==> flow/design.v <==
module interFrameSpace (samplePoint, rst, canRX, frameReady, endOverload, isOverload, isStart);
	input wire samplePoint, rst, canRX, frameReady, endOverload;
	output wire isOverload, isStart;
	parameter bit1_intermission = 0, bit2_intermission = 1, bit3_intermission = 2, bus_idle = 3;
	reg [2:0]state;
	reg isOverload0, isStart0;
	reg endError;
	assign isOverload = isOverload0;
	assign isStart = isStart0;
	always @ (posedge samplePoint) begin
		if (rst) begin
			state <= bus_idle;
			isOverload0 <= 0;
			isStart0 <= 0;
			endError <= 0;
		end else begin
		if (frameReady == 0)begin
			state <= bit1_intermission;
			isOverload0 <= 0;
			isStart0 <= 0;
			if (endOverload)
				endError <= 1;
		end
		if (isOverload) begin
			isOverload0 <= 0;
		end
		if (frameReady == 1 && endOverload == 1) begin
			if (canRX == 1) begin
				state <= bit2_intermission;
				isOverload0 <= 0;
				isStart0 <= 0;
			end else begin
				state <= bit1_intermission;
				isOverload0 <= 1;
				isStart0 <= 0;
			end
		end
		if ((frameReady == 1 && endOverload == 0) || endError == 1) begin
			case (state)
				bit1_intermission:
					if (canRX == 1) begin
						state <= bit2_intermission;
						isOverload0 <= 0;
						isStart0 <= 0;
					end else begin
						state <= bit1_intermission;
						isOverload0 <= 1;
						isStart0 <= 0;
						endError <= 0;
					end
				bit2_intermission:
					if (canRX == 1) begin
						state <= bit3_intermission;
						isOverload0 <= 0;
						isStart0 <= 0;
					end else begin
						state <= bit1_intermission;
						isOverload0 <= 1;
						isStart0 <= 0;
						endError <= 0;
					end
				bit3_intermission:
					if (canRX == 1) begin
						state <= bus_idle;
						isOverload0 <= 0;
						isStart0 <= 0;
					end else begin
						state <= bit1_intermission;
						isOverload0 <= 0;
						isStart0 <= 1;
						endError <= 0;
					end
				bus_idle:
					if (canRX == 1) begin
						state <= bus_idle;
						isOverload0 <= 0;
						isStart0 <= 0;
					end else begin
						state <= bit1_intermission;
						isOverload0 <= 0;
						isStart0 <= 1;
						endError <= 0;
					end
			endcase
		end
		end
	end
endmodule
module overload (samplePoint, rst, canRX, isOverload, isError, endOverload);
	input wire samplePoint, rst, canRX, isOverload, isError;
	output wire endOverload;
	parameter overload_flag = 0, overload_superposition = 1, overload_delimiter = 2;
	reg [1:0]state;
	reg [4:0]count;
	reg endOverload0;
	reg alredyOverError;
	assign endOverload = endOverload0;
	always @ (posedge samplePoint) begin
		if (rst) begin
			state <= overload_flag;
			count <= 0;
			endOverload0 <= 0;
			alredyOverError <= 0;
		end else begin
		if (endOverload0) begin
			endOverload0 <= 0;
		end
		if (isOverload == 1 || isError == 1 || alredyOverError == 1) begin
			case (state)
				overload_flag:  
					if (isOverload == 1 || alredyOverError == 1) begin
						if (canRX == 0) begin 
							if (count == 4) begin
								state <= overload_superposition;
								count <= count + 1;
							end else begin
								alredyOverError <= 1;
								count <= count + 1;
							end
						end else if (canRX == 1) begin
							alredyOverError <= 1;
							count <= 0;
							state <= overload_flag;
						end
					end else if (isError == 1 || alredyOverError == 1) begin
						if (canRX == 0) begin 
							if (count == 5) begin
								state <= overload_superposition;
								count <= count + 1;
							end else begin
								alredyOverError <= 1;
								count <= count + 1;
							end
						end else if (canRX == 1) begin
							alredyOverError <= 1;
							count <= 0;
							state <= overload_flag;
						end
					end
				overload_superposition:
					if (canRX == 0) begin 
						if (count < 11) begin
							count <= count + 1;
						end else begin
							count <= 0;
							state <= overload_flag;
						end
					end else if (canRX == 1) begin
						state <= overload_delimiter;
						count <= 1;
					end
				overload_delimiter:
					if (canRX == 1) begin 
						if (count < 7) begin
							count <= count + 1;
						end else begin
							endOverload0 <= 1;
							alredyOverError <= 0;
							state <= overload_flag;
							count <= 0;
						end
					end else if (canRX == 0) begin
						if (count == 7) begin 
							state <= overload_flag;
							count <= 1;
						end else begin
							count <= 0;
							state <= overload_flag;
						end
					end
			endcase
		end
		end
	end
endmodule
module framecontroller
(
	input	sp, rst, CAN_RX, reset, isStuff, errorFlag,
	output reg BS_onoff,
	output reg [1:0]CRCtype,
	output reg BRS_Stop,
	output reg invalidBit,
	output reg  CRCcalc_on,
	output reg  CRCtime, 
	output reg ackValue,
	output reg  RTR_SRR,
	output reg  IDE,
	output reg 	EDL,
	output reg  BRS,
	output reg RTR_r1,
	output reg frameReady
);
	parameter arbID_st = 0, RTR_SRR_st = 1, IDE0_st = 2, IDE1_st = 3, r0_EDL_st = 4;
	parameter extID_st = 5, extRTR_st = 6, r1_EDL_st = 7, r0_FD_st = 8, BRS_st = 9;
	parameter ESI_st = 10, DLC_st = 11, data_st = 12, crc15_st = 13, crc17_st = 14;
	parameter crc21_st = 15, crcDel_st = 16, ack_st = 17, ackDel_st = 18, eof_st = 19;
	parameter ready_st = 20, error_st = 21;
	reg		[4:0]state;
	reg		[9:0]cont;
	reg		[6:0]dlc;
	reg		FD;
	reg		bitlido;
	reg		frameReady_v;
	always @ (posedge sp) begin
		if (rst) begin
			state <= ready_st;
			cont = 0;
			dlc = 0;
			FD = 0;
			BS_onoff = 0;
			CRCtype = 0;
			CRCtime = 0;
			CRCcalc_on = 0;
			BRS_Stop = 0;
			invalidBit = 0;
			ackValue = 0;
			RTR_SRR = 0;
			IDE = 0;
			EDL = 0;
			BRS = 0;
			RTR_r1 = 0;
			frameReady_v = 1;
		end
		else
		if (reset) begin
			state <= arbID_st;
			cont = 1;
			dlc = 0;
			FD = 0;
			BS_onoff = 0;
			CRCtype = 0;
			CRCtime = 0;
			CRCcalc_on = 0;
			BRS_Stop = 0;
			invalidBit = 0;
			ackValue = 0;
			RTR_SRR = 0;
			IDE = 0;
			EDL = 0;
			BRS = 0;
			RTR_r1 = 0;
			frameReady_v = 0;
			BS_onoff = 1;
			CRCcalc_on = 1;
			if(errorFlag)
			begin
				state <= error_st;
			end
		end
		else
		if (~isStuff) begin
			case (state)
				arbID_st:  
					begin
						if(cont < 10)
						begin
							cont = cont +1;
						end
						else
						begin
							state <= RTR_SRR_st;
						end
					end
				RTR_SRR_st:  
					begin
						RTR_SRR = CAN_RX;
						if (CAN_RX)
						begin
							state <= IDE1_st;
						end
						else
						begin
							state <= IDE0_st;
						end
					end
				IDE0_st:
					begin
					IDE = CAN_RX;
					if(~CAN_RX)
						begin
							state <= r0_EDL_st;
						end
					else
						begin
							state <= error_st;
						end
					end
				IDE1_st:
					begin
					IDE = CAN_RX;
					if (CAN_RX)
						begin
							cont = 0;
							state <= extID_st;
						end
						else
						begin
							state <= r0_EDL_st;
						end
					end
				extID_st:
					if (cont < 17)
					begin
						cont = cont + 1;
					end
					else
					begin
						state <= extRTR_st;
					end
				extRTR_st:
					begin
						RTR_r1 = CAN_RX;
						state <= r1_EDL_st;
					end
				r1_EDL_st:
					begin
						EDL = CAN_RX;
						if (CAN_RX)
						begin
							state <= r0_FD_st;
						end
						else
						begin
							state <= r0_EDL_st;
						end
					end
				r0_EDL_st:
					begin
						EDL = CAN_RX;
						if (CAN_RX)
						begin
							state <= r0_FD_st;
						end
						else
						begin
							cont = 0;
							state <= DLC_st;
						end
					end
				r0_FD_st:
					if(~CAN_RX)
					begin
						FD = 1;
						state <= BRS_st;
					end
					else
					begin
						state <= error_st;
					end
				BRS_st:
					begin
						BRS = CAN_RX;
						BRS_Stop = CAN_RX;
						state <= ESI_st;
					end
				ESI_st:
					begin
						cont = 0;
						state <= DLC_st;
					end
				DLC_st: 
					begin
						dlc = dlc << 1;
						dlc = dlc + CAN_RX;
						cont = cont + 1;
						bitlido = CAN_RX;
						if (cont == 4  && dlc != 0) 
						begin
							cont = 0;
							if(dlc > 8 && FD == 0)
							begin
								dlc = 8;
							end
							else if(dlc > 8)
							begin
								case(dlc)
									9:
										dlc = 12;
									10:
										dlc = 16;
									11:
										dlc = 20;
									12:
										dlc = 24;
									13:
										dlc = 32;
									14:
										dlc = 48;
									15:
										dlc = 64;
								endcase
							end
							state <= data_st;
						end
						else if(cont == 4 && dlc == 0)
						begin
							cont =0;
							if(FD == 0)
							begin
								state <= crc15_st;
							end
							else if(dlc <= 16)
							begin
								state <= crc17_st;
							end
							else
							begin
								state <= crc21_st;
							end
						end
					end
				data_st:
					begin
						if(FD)
							begin
								BRS_Stop = 1;
							end
						cont = cont + 1;
						if (cont==8*dlc)  
						begin
							if(FD == 0)
							begin
								cont = 0;
								state <= crc15_st;
							end
							else if(dlc <= 16)
							begin
								cont = 0;
								state <= crc17_st;
							end
							else
							begin
								cont = 0;
								state <= crc21_st;
							end
						end
					end
				crc15_st:
					begin
						CRCcalc_on =0;
						CRCtime = 1;
						CRCtype = 1;
						cont = cont +1;
						if (cont==15)
						begin
							state <= crcDel_st;
						end
					end
				crc17_st:
					begin
						CRCcalc_on =0;
						CRCtime = 1;
						CRCtype = 2;
						cont = cont +1;
						if (cont==17)
						begin
							state <= crcDel_st;
						end
					end
				crc21_st:
					begin
						CRCcalc_on =0;
						CRCtime = 1;
						CRCtype = 3;
						cont = cont +1;
						if (cont==21)
						begin
							state <= crcDel_st;
						end
					end
				crcDel_st:
					begin
						CRCtime = 0;
						CRCtype = 0;
						BS_onoff = 0;
						BRS_Stop = 0;
						if(CAN_RX)
						begin
							state <= ack_st;
						end
						else
						begin
							state <= error_st;
						end
					end
				ack_st:
					state <= ackDel_st;
				ackDel_st:
					if(CAN_RX)
					begin
						cont = 0;
						state <= eof_st;
					end
					else
					begin
						state <= error_st;
					end
				eof_st:
					begin
						cont = cont +1;
						if(cont==7)
						begin
							frameReady_v = 1;
							state <= ready_st;
						end
					end
				ready_st:
					begin
						frameReady_v = 1;
						state <= ready_st;
					end
				error_st:
					begin
						cont = 0;
						dlc = 0;
						FD = 0;
					end
			endcase
		end
		frameReady <= frameReady_v;
	end
endmodule
module DatavsRemote(
RTR_SRR,
IDE,
RTR_r1,
isRemote
);
	input RTR_SRR, IDE, RTR_r1;
	output isRemote;
	assign isRemote = RTR_SRR & (IDE ~^ RTR_r1);
endmodule
module frameSize
(
	input	sp, rst, isStuff, reset,
	output reg [9:0] size
);
	always @ (posedge sp) begin
		if (rst)
			begin
				size <= 10'b0;
			end
		else if (reset)
			begin
				size <= 10'b1;
			end
		else if (~isStuff)
			begin
				size <= size + 1;
			end
	end
endmodule
module frameStorage
(
	input	sp, rst, CAN_RX, isStuff, reset,
	output reg [150:0] frame
);
	always @ (posedge sp) begin
		if (rst)
			begin
				frame = 0;
			end
		else if (reset)
			begin
				frame = 0;
				frame = frame << 1;
				frame = frame + CAN_RX;
			end
		else if (~isStuff)
			begin
				frame = frame << 1;
				frame = frame + CAN_RX;
			end
	end
endmodule
module frameMakerTop (samplePoint, reset, canRX, isError, isStuff, endOverload, BS_onoff, CRCtype, BRS_Stop, invalidBit, CRCcalc_on, CRCtime, ackValue, IDE, EDL, BRS, isRemote, size, frame, frameReady, isStart);
	input wire samplePoint, reset, canRX, isError, isStuff;
	output wire endOverload, BS_onoff, BRS_Stop, invalidBit, CRCcalc_on, CRCtime, ackValue, IDE, EDL, BRS, isRemote, frameReady, isStart;
	output wire [1:0] CRCtype;
	output wire [9:0] size;
	output wire [150:0] frame;
	wire isOverloadFromInterframe, RTR_SRR, RTR_r1;
	interFrameSpace ifs (samplePoint, reset, canRX, frameReady, endOverload, isOverloadFromInterframe, isStart);
	overload ov (samplePoint, reset, canRX, isOverloadFromInterframe, isError, endOverload);
	framecontroller fc (samplePoint, reset, canRX, isStart, isStuff, isError, BS_onoff, CRCtype, BRS_Stop, invalidBit, CRCcalc_on, CRCtime, ackValue, RTR_SRR, IDE, EDL, BRS, RTR_r1, frameReady);
	DatavsRemote dr (RTR_SRR, IDE, RTR_r1, isRemote);
	frameSize fsz (samplePoint, reset, isStuff, isStart, size);
	frameStorage fst (samplePoint, reset, canRX, isStuff, isStart, frame);
endmodule
# --- Step by step through the tools: frameMakerTop ---
# Tool output for the design above, in the order of the flow.
# Lines are those of the file above, counted from 1.
setup:
  top: "frameMakerTop"
  clock: "samplePoint"
  cell_library: "sky130hd"
  lib_corner: "tt_025C_1v80"

# --- Word level ---
# Source: Yosys, flattened and elaborated, memories not mapped. Widths are those after wreduce. Registers that Yosys merges into a memory's read port (data or address) are not register bits. Print and check cells do not count.
bits:
  elab_cells: 286
  output_inout_bits: 176
  register_bits: 211
op_classes:
  bitwise: 8
  n_mux: 110
  eq_ne: 70
  addsub: 5
  reduce_and_logical: 58
  compare: 7
ops:
  columns: ["cell", "count"]
  rows:
  - ["151-bit by 1-bit adder with 151-bit output", 1]
  - ["5-bit 2-to-1 mux", 23]
  - ["5-bit parallel mux with 21-bit select", 1]
  - ["10-bit parallel mux with 8-bit select", 1]
  - ["10-bit 2-to-1 mux", 7]
  - ["7-bit by 4-bit == test with 1-bit output with constant B", 7]
  - ["7-bit parallel mux with 7-bit select", 1]
  - ["1-bit 2-to-1 mux", 43]
  - ["5-bit by 4-bit == test with 1-bit output with constant B", 8]
  - ["5-bit by 3-bit == test with 1-bit output with constant B", 7]
  - ["5-bit == test with constant B", 6]
  - ["2-bit 2-to-1 mux", 13]
  - ["22-bit nonzero test", 1]
  - ["3-bit by 2-bit != test with 1-bit output with constant B", 7]
  - ["7-bit 2-to-1 mux", 3]
  - ["10-bit by 1-bit adder with 10-bit output with constant B", 2]
  - ["10-bit by 3-bit == test with 1-bit output with constant B", 2]
  - ["10-bit by 5-bit == test with 1-bit output with constant B", 2]
  - ["2-bit AND reduction", 10]
  - ["3-bit != test with constant B", 5]
  - ["5-bit parallel mux with 3-bit select", 1]
  - ["3-bit 2-to-1 mux", 5]
  - ["2-bit OR reduction", 7]
  - ["7-bit by 5-bit <= comparator with 1-bit output with constant B", 2]
  - ["7-bit AND reduction", 2]
  - ["7-bit parallel mux with 2-bit select", 1]
  - ["2-bit nonzero test", 6]
  - ["3-bit AND reduction", 4]
# Other operator kinds: 45; their cells: 80.

# --- Longest topological paths ---
# Yosys ltp: most cells in a row. Word level: on the elaborated netlist, between registers, memories and ports. Mapped: between sequential cells and ports; inverters and the memories' decode and read muxes count.
logic_depth:
  word_depth: 9
  ABC_AREA: 1
  ltp_mapped: 15
  mapped_depth_nobuf: 15

# --- After synthesis ---
# Source: synth_stat.txt of the flow (Yosys; design flattened, memories mapped). It holds for the ABC_AREA given above (unset counts as 0); a run with the other value may have another netlist.
synth_totals:
  ff_cells: 230
  seq_area_um2: 4604.4
  buf_cells: 66
  cells: 1309
  synth_area_um2: 9401.5
by_type:
  columns: ["type", "count"]
  rows:
  - ["sky130_fd_sc_hd__dfxtp_1", 230]
  - ["sky130_fd_sc_hd__nand2_1", 439]
  - ["sky130_fd_sc_hd__a21oi_1", 204]
  - ["sky130_fd_sc_hd__inv_1", 92]
  - ["sky130_fd_sc_hd__nand3_1", 61]
  - ["sky130_fd_sc_hd__nor2_1", 67]
  - ["sky130_fd_sc_hd__clkbuf_1", 61]
  - ["sky130_fd_sc_hd__o21ai_0", 44]
  - ["sky130_fd_sc_hd__ha_1", 8]
  - ["sky130_fd_sc_hd__nand4_1", 16]
  - ["sky130_fd_sc_hd__o211ai_1", 9]
  - ["sky130_fd_sc_hd__nor3_1", 13]
  - ["sky130_fd_sc_hd__o22ai_1", 10]
  - ["sky130_fd_sc_hd__nand2_2", 7]
  - ["sky130_fd_sc_hd__nor2_4", 3]
  - ["sky130_fd_sc_hd__a31oi_1", 3]
  - ["sky130_fd_sc_hd__nor2_2", 3]
  - ["sky130_fd_sc_hd__or2_2", 3]
# Not listed: further types 23, cells in them 36.

# --- Path before layout ---
# Source: OpenSTA report_checks on the synthesized netlist (no wires, ideal clock, input and output delay 20% of the period each), path of least setup slack; recovery checks are left aside. Register names are those of the netlist, which keeps one name where synthesis merged equal registers.
synth_path:
  path_type: "input port to flip-flop"
  start: "in isStuff"
  end: "reg fc.state"
  slack_ns: 2.721
  setup_time_ns: 0.079
  t_required_ns: 4.921
  tclk_ns: 5.0
  delay_ns: 1.279
  n_path_buf: 2
  arrival_time_ns: 2.200
  path_stages: 9
  synth_period_reached_ns: 2.279
# "delay_ns" is the arrival time less input delay plus setup time.
# "path_stages" counts driving pins, that of a launching flip-flop among them; a cell with two outputs on the path counts twice.
# "synth_period_reached_ns" = period - worst setup slack (recovery checks aside). The figure is calculated, with input and output delays left at 20% of the set period.
# An end named without its bit number is one bit of that signal or, where synthesis recoded a state register, one of its new flip-flops.
# Between the ends stands the longest chain of elaborated cells between them, by number of cells; it is not shown to be the way that was timed. Of several equally long chains one is given.
# A line is the first line of the expression or statement that the cell stems from. Yosys adds cells for indexed reads and writes and turns some case tables into memories.
# A register here has more assigning lines than the two given.
synth_between:
  cell_sequence: "sky130_fd_sc_hd__buf_2 sky130_fd_sc_hd__nor2_1 sky130_fd_sc_hd__inv_1 sky130_fd_sc_hd__nor2_1 sky130_fd_sc_hd__inv_1 sky130_fd_sc_hd__clkbuf_1 sky130_fd_sc_hd__nor2_1 sky130_fd_sc_hd__nand3_1 sky130_fd_sc_hd__o211ai_1"
  elab_chain_len: 2
synth_rtl:
  columns: ["element", "line_no", "rtl"]
  rows:
  - ["from (decl)", 577, "input wire samplePoint, reset, canRX, isError, isStuff;"]
  - ["5-bit 2-to-1 mux", 251, "if (~isStuff) begin"]
  - ["5-bit 2-to-1 mux", 225, "if (reset) begin"]
  - ["to (assign)", 206, "state <= ready_st;"]
  - ["to (assign)", 226, "state <= arbID_st;"]
  - ["to (decl)", 198, "reg [4:0]state;"]

# --- Path in the finished layout ---
# Path of least setup slack in the final report of record 1 (OpenROAD, finished layout, wires in). Where an end is a register, its clock arrival counts in the times.
layout_path:
  path_type: "input port to flip-flop"
  start: "in canRX"
  end: "reg fc.dlc[5]"
  t_required_ns: 5.38
  setup_time_ns: 0.08
  slack_ns: 2.08
  n_path_buf: 2
  tclk_ns: 4.95
  arrival_time_ns: 3.31
  path_stages: 12
# Between the ends stands the longest chain of elaborated cells between them, by number of cells; it is not shown to be the way that was timed. Of several equally long chains one is given.
# A register here has more assigning lines than the two given.
layout_between:
  cell_sequence: "sky130_fd_sc_hd__clkdlybuf4s50_1 sky130_fd_sc_hd__clkinv_1 sky130_fd_sc_hd__buf_4 sky130_fd_sc_hd__nand2_1 sky130_fd_sc_hd__nor2_1 sky130_fd_sc_hd__o21ai_0 sky130_fd_sc_hd__nand2_1 sky130_fd_sc_hd__nand4_1 sky130_fd_sc_hd__nand2_1 sky130_fd_sc_hd__inv_1 sky130_fd_sc_hd__nand3_1 sky130_fd_sc_hd__a21oi_1"
  elab_chain_len: 7
layout_rtl:
  columns: ["element", "line_no", "rtl"]
  rows:
  - ["from (decl)", 577, "input wire samplePoint, reset, canRX, isError, isStuff;"]
  - ["7-bit by 1-bit adder with 7-bit output", 364, "dlc = dlc + CAN_RX;"]
  - ["7-bit by 4-bit == test with 1-bit output", 376, "case(dlc)"]
  - ["7-bit parallel mux with 7-bit select", 376, null]
  - ["7-bit 2-to-1 mux", 374, "else if(dlc > 8)"]
  - ["7-bit 2-to-1 mux", 370, "if(dlc > 8 && FD == 0)"]
  - ["7-bit 2-to-1 mux", 367, "if (cont == 4 && dlc != 0)"]
  - ["7-bit parallel mux with 2-bit select", 252, "case (state)"]
  - ["to (assign)", 363, "dlc = dlc << 1;"]
  - ["to (assign)", 364, null]
  - ["to (decl)", 200, "reg [6:0]dlc;"]

# Settings and measured results of 5 stored flow runs for module frameMakerTop (sky130hd), not sorted in any way. The constraints put input and output delay at 20% of the set period each and load the outputs with 0.01 pF.
# By "clock_period_reached_ns" is meant the clock period of the run minus its worst setup slack. This is arithmetic on one report: input and output delays are still those of the set period (20% each).
# "worstPathTime_ns" means the part of the period allowed to the worst setup path (the constraints hold back 20% at inputs and 20% at outputs) less its slack; where the path has registers, the arrival times of their clocks count too.
# By "fin_power_uw" is meant OpenSTA's value without simulated activity: inputs other than the clock are taken to toggle once in ten clock periods, and the tool carries that through the logic.
runs:
  - name: "record 1"
    settings:
      ABC_AREA: 1
      CAP_MARGIN: 35
      CORE_UTILIZATION: 31
      GPL_ROUTABILITY_DRIVEN: 0
      PLACE_DENSITY: 0.69
      SETUP_SLACK_MARGIN: -0.19
      period_ns: 4.95
      CORE_MARGIN: 2
      SLEW_MARGIN: 20
    results:
      layout_stdcell_area_um2: 12354.3
      final_die_area_um2: 31735.6
      fin_power_uw: 4071
      yosys_chip_area_um2: 9401.5
      post_route_util_pct: 41.6
      clock_period_reached_ns: 2.874
      holdWs_ns: 0.432
      tns_ns: 0.000
      worstPathTime_ns: 1.88
      critical_path_type: "input port to flip-flop"
      setup_worst_slack_ns: 2.076
  - name: "record 2"
    settings:
      ABC_AREA: 1
      CORE_UTILIZATION: 40
      period_ns: 3.26
      CAP_MARGIN: 20
      CORE_MARGIN: 2
      SLEW_MARGIN: 20
    results:
      layout_stdcell_area_um2: 12245.5
      final_die_area_um2: 24746.4
      fin_power_uw: 5995
      yosys_chip_area_um2: 9401.5
      post_route_util_pct: 52.6
      clock_period_reached_ns: 2.367
      holdWs_ns: 0.434
      tns_ns: 0.000
      worstPathTime_ns: 1.71
      critical_path_type: "flip-flop to output port"
      setup_worst_slack_ns: 0.893
  - name: "record 3"
    settings:
      ABC_AREA: 1
      CAP_MARGIN: 10
      CELL_PAD_IN_SITES_GLOBAL_PLACEMENT: 3
      CORE_ASPECT_RATIO: 0.75
      CORE_MARGIN: 7
      CORE_UTILIZATION: 37
      CTS_CLUSTER_DIAMETER: 332
      GPL_TIMING_DRIVEN: 0
      HOLD_SLACK_MARGIN: 0.07
      MAX_ROUTING_LAYER: "met4"
      MIN_ROUTING_LAYER: "met2"
      SETUP_SLACK_MARGIN: 0.02
      SLEW_MARGIN: 15
      TNS_END_PERCENT: 65
      period_ns: 1.88
    outcome: "no final report: placement broke off with GPL-0301"
  - name: "record 4"
    settings:
      ABC_AREA: 1
      CORE_ASPECT_RATIO: 0.75
      CORE_MARGIN: 3
      CORE_UTILIZATION: 37
      HOLD_SLACK_MARGIN: 0.07
      MAX_ROUTING_LAYER: "met5"
      MIN_ROUTING_LAYER: "met2"
      period_ns: 4.28
      CAP_MARGIN: 20
      SLEW_MARGIN: 20
    results:
      layout_stdcell_area_um2: 12371.9
      final_die_area_um2: 27377.9
      fin_power_uw: 4934
      yosys_chip_area_um2: 9401.5
      post_route_util_pct: 50.6
      clock_period_reached_ns: 2.558
      holdWs_ns: 0.428
      tns_ns: 0.000
      worstPathTime_ns: 1.70
      critical_path_type: "flip-flop to output port"
      setup_worst_slack_ns: 1.722
  - name: "record 5"
    settings:
      ABC_AREA: 1
      CORE_UTILIZATION: 40
      period_ns: 3.01
      CAP_MARGIN: 20
      CORE_MARGIN: 2
      SLEW_MARGIN: 20
    results:
      layout_stdcell_area_um2: 12353.1
      final_die_area_um2: 24746.4
      fin_power_uw: 6708
      yosys_chip_area_um2: 9401.5
      post_route_util_pct: 53.1
      clock_period_reached_ns: 2.308
      holdWs_ns: 0.428
      tns_ns: 0.000
      worstPathTime_ns: 1.71
      critical_path_type: "flip-flop to output port"
      setup_worst_slack_ns: 0.702
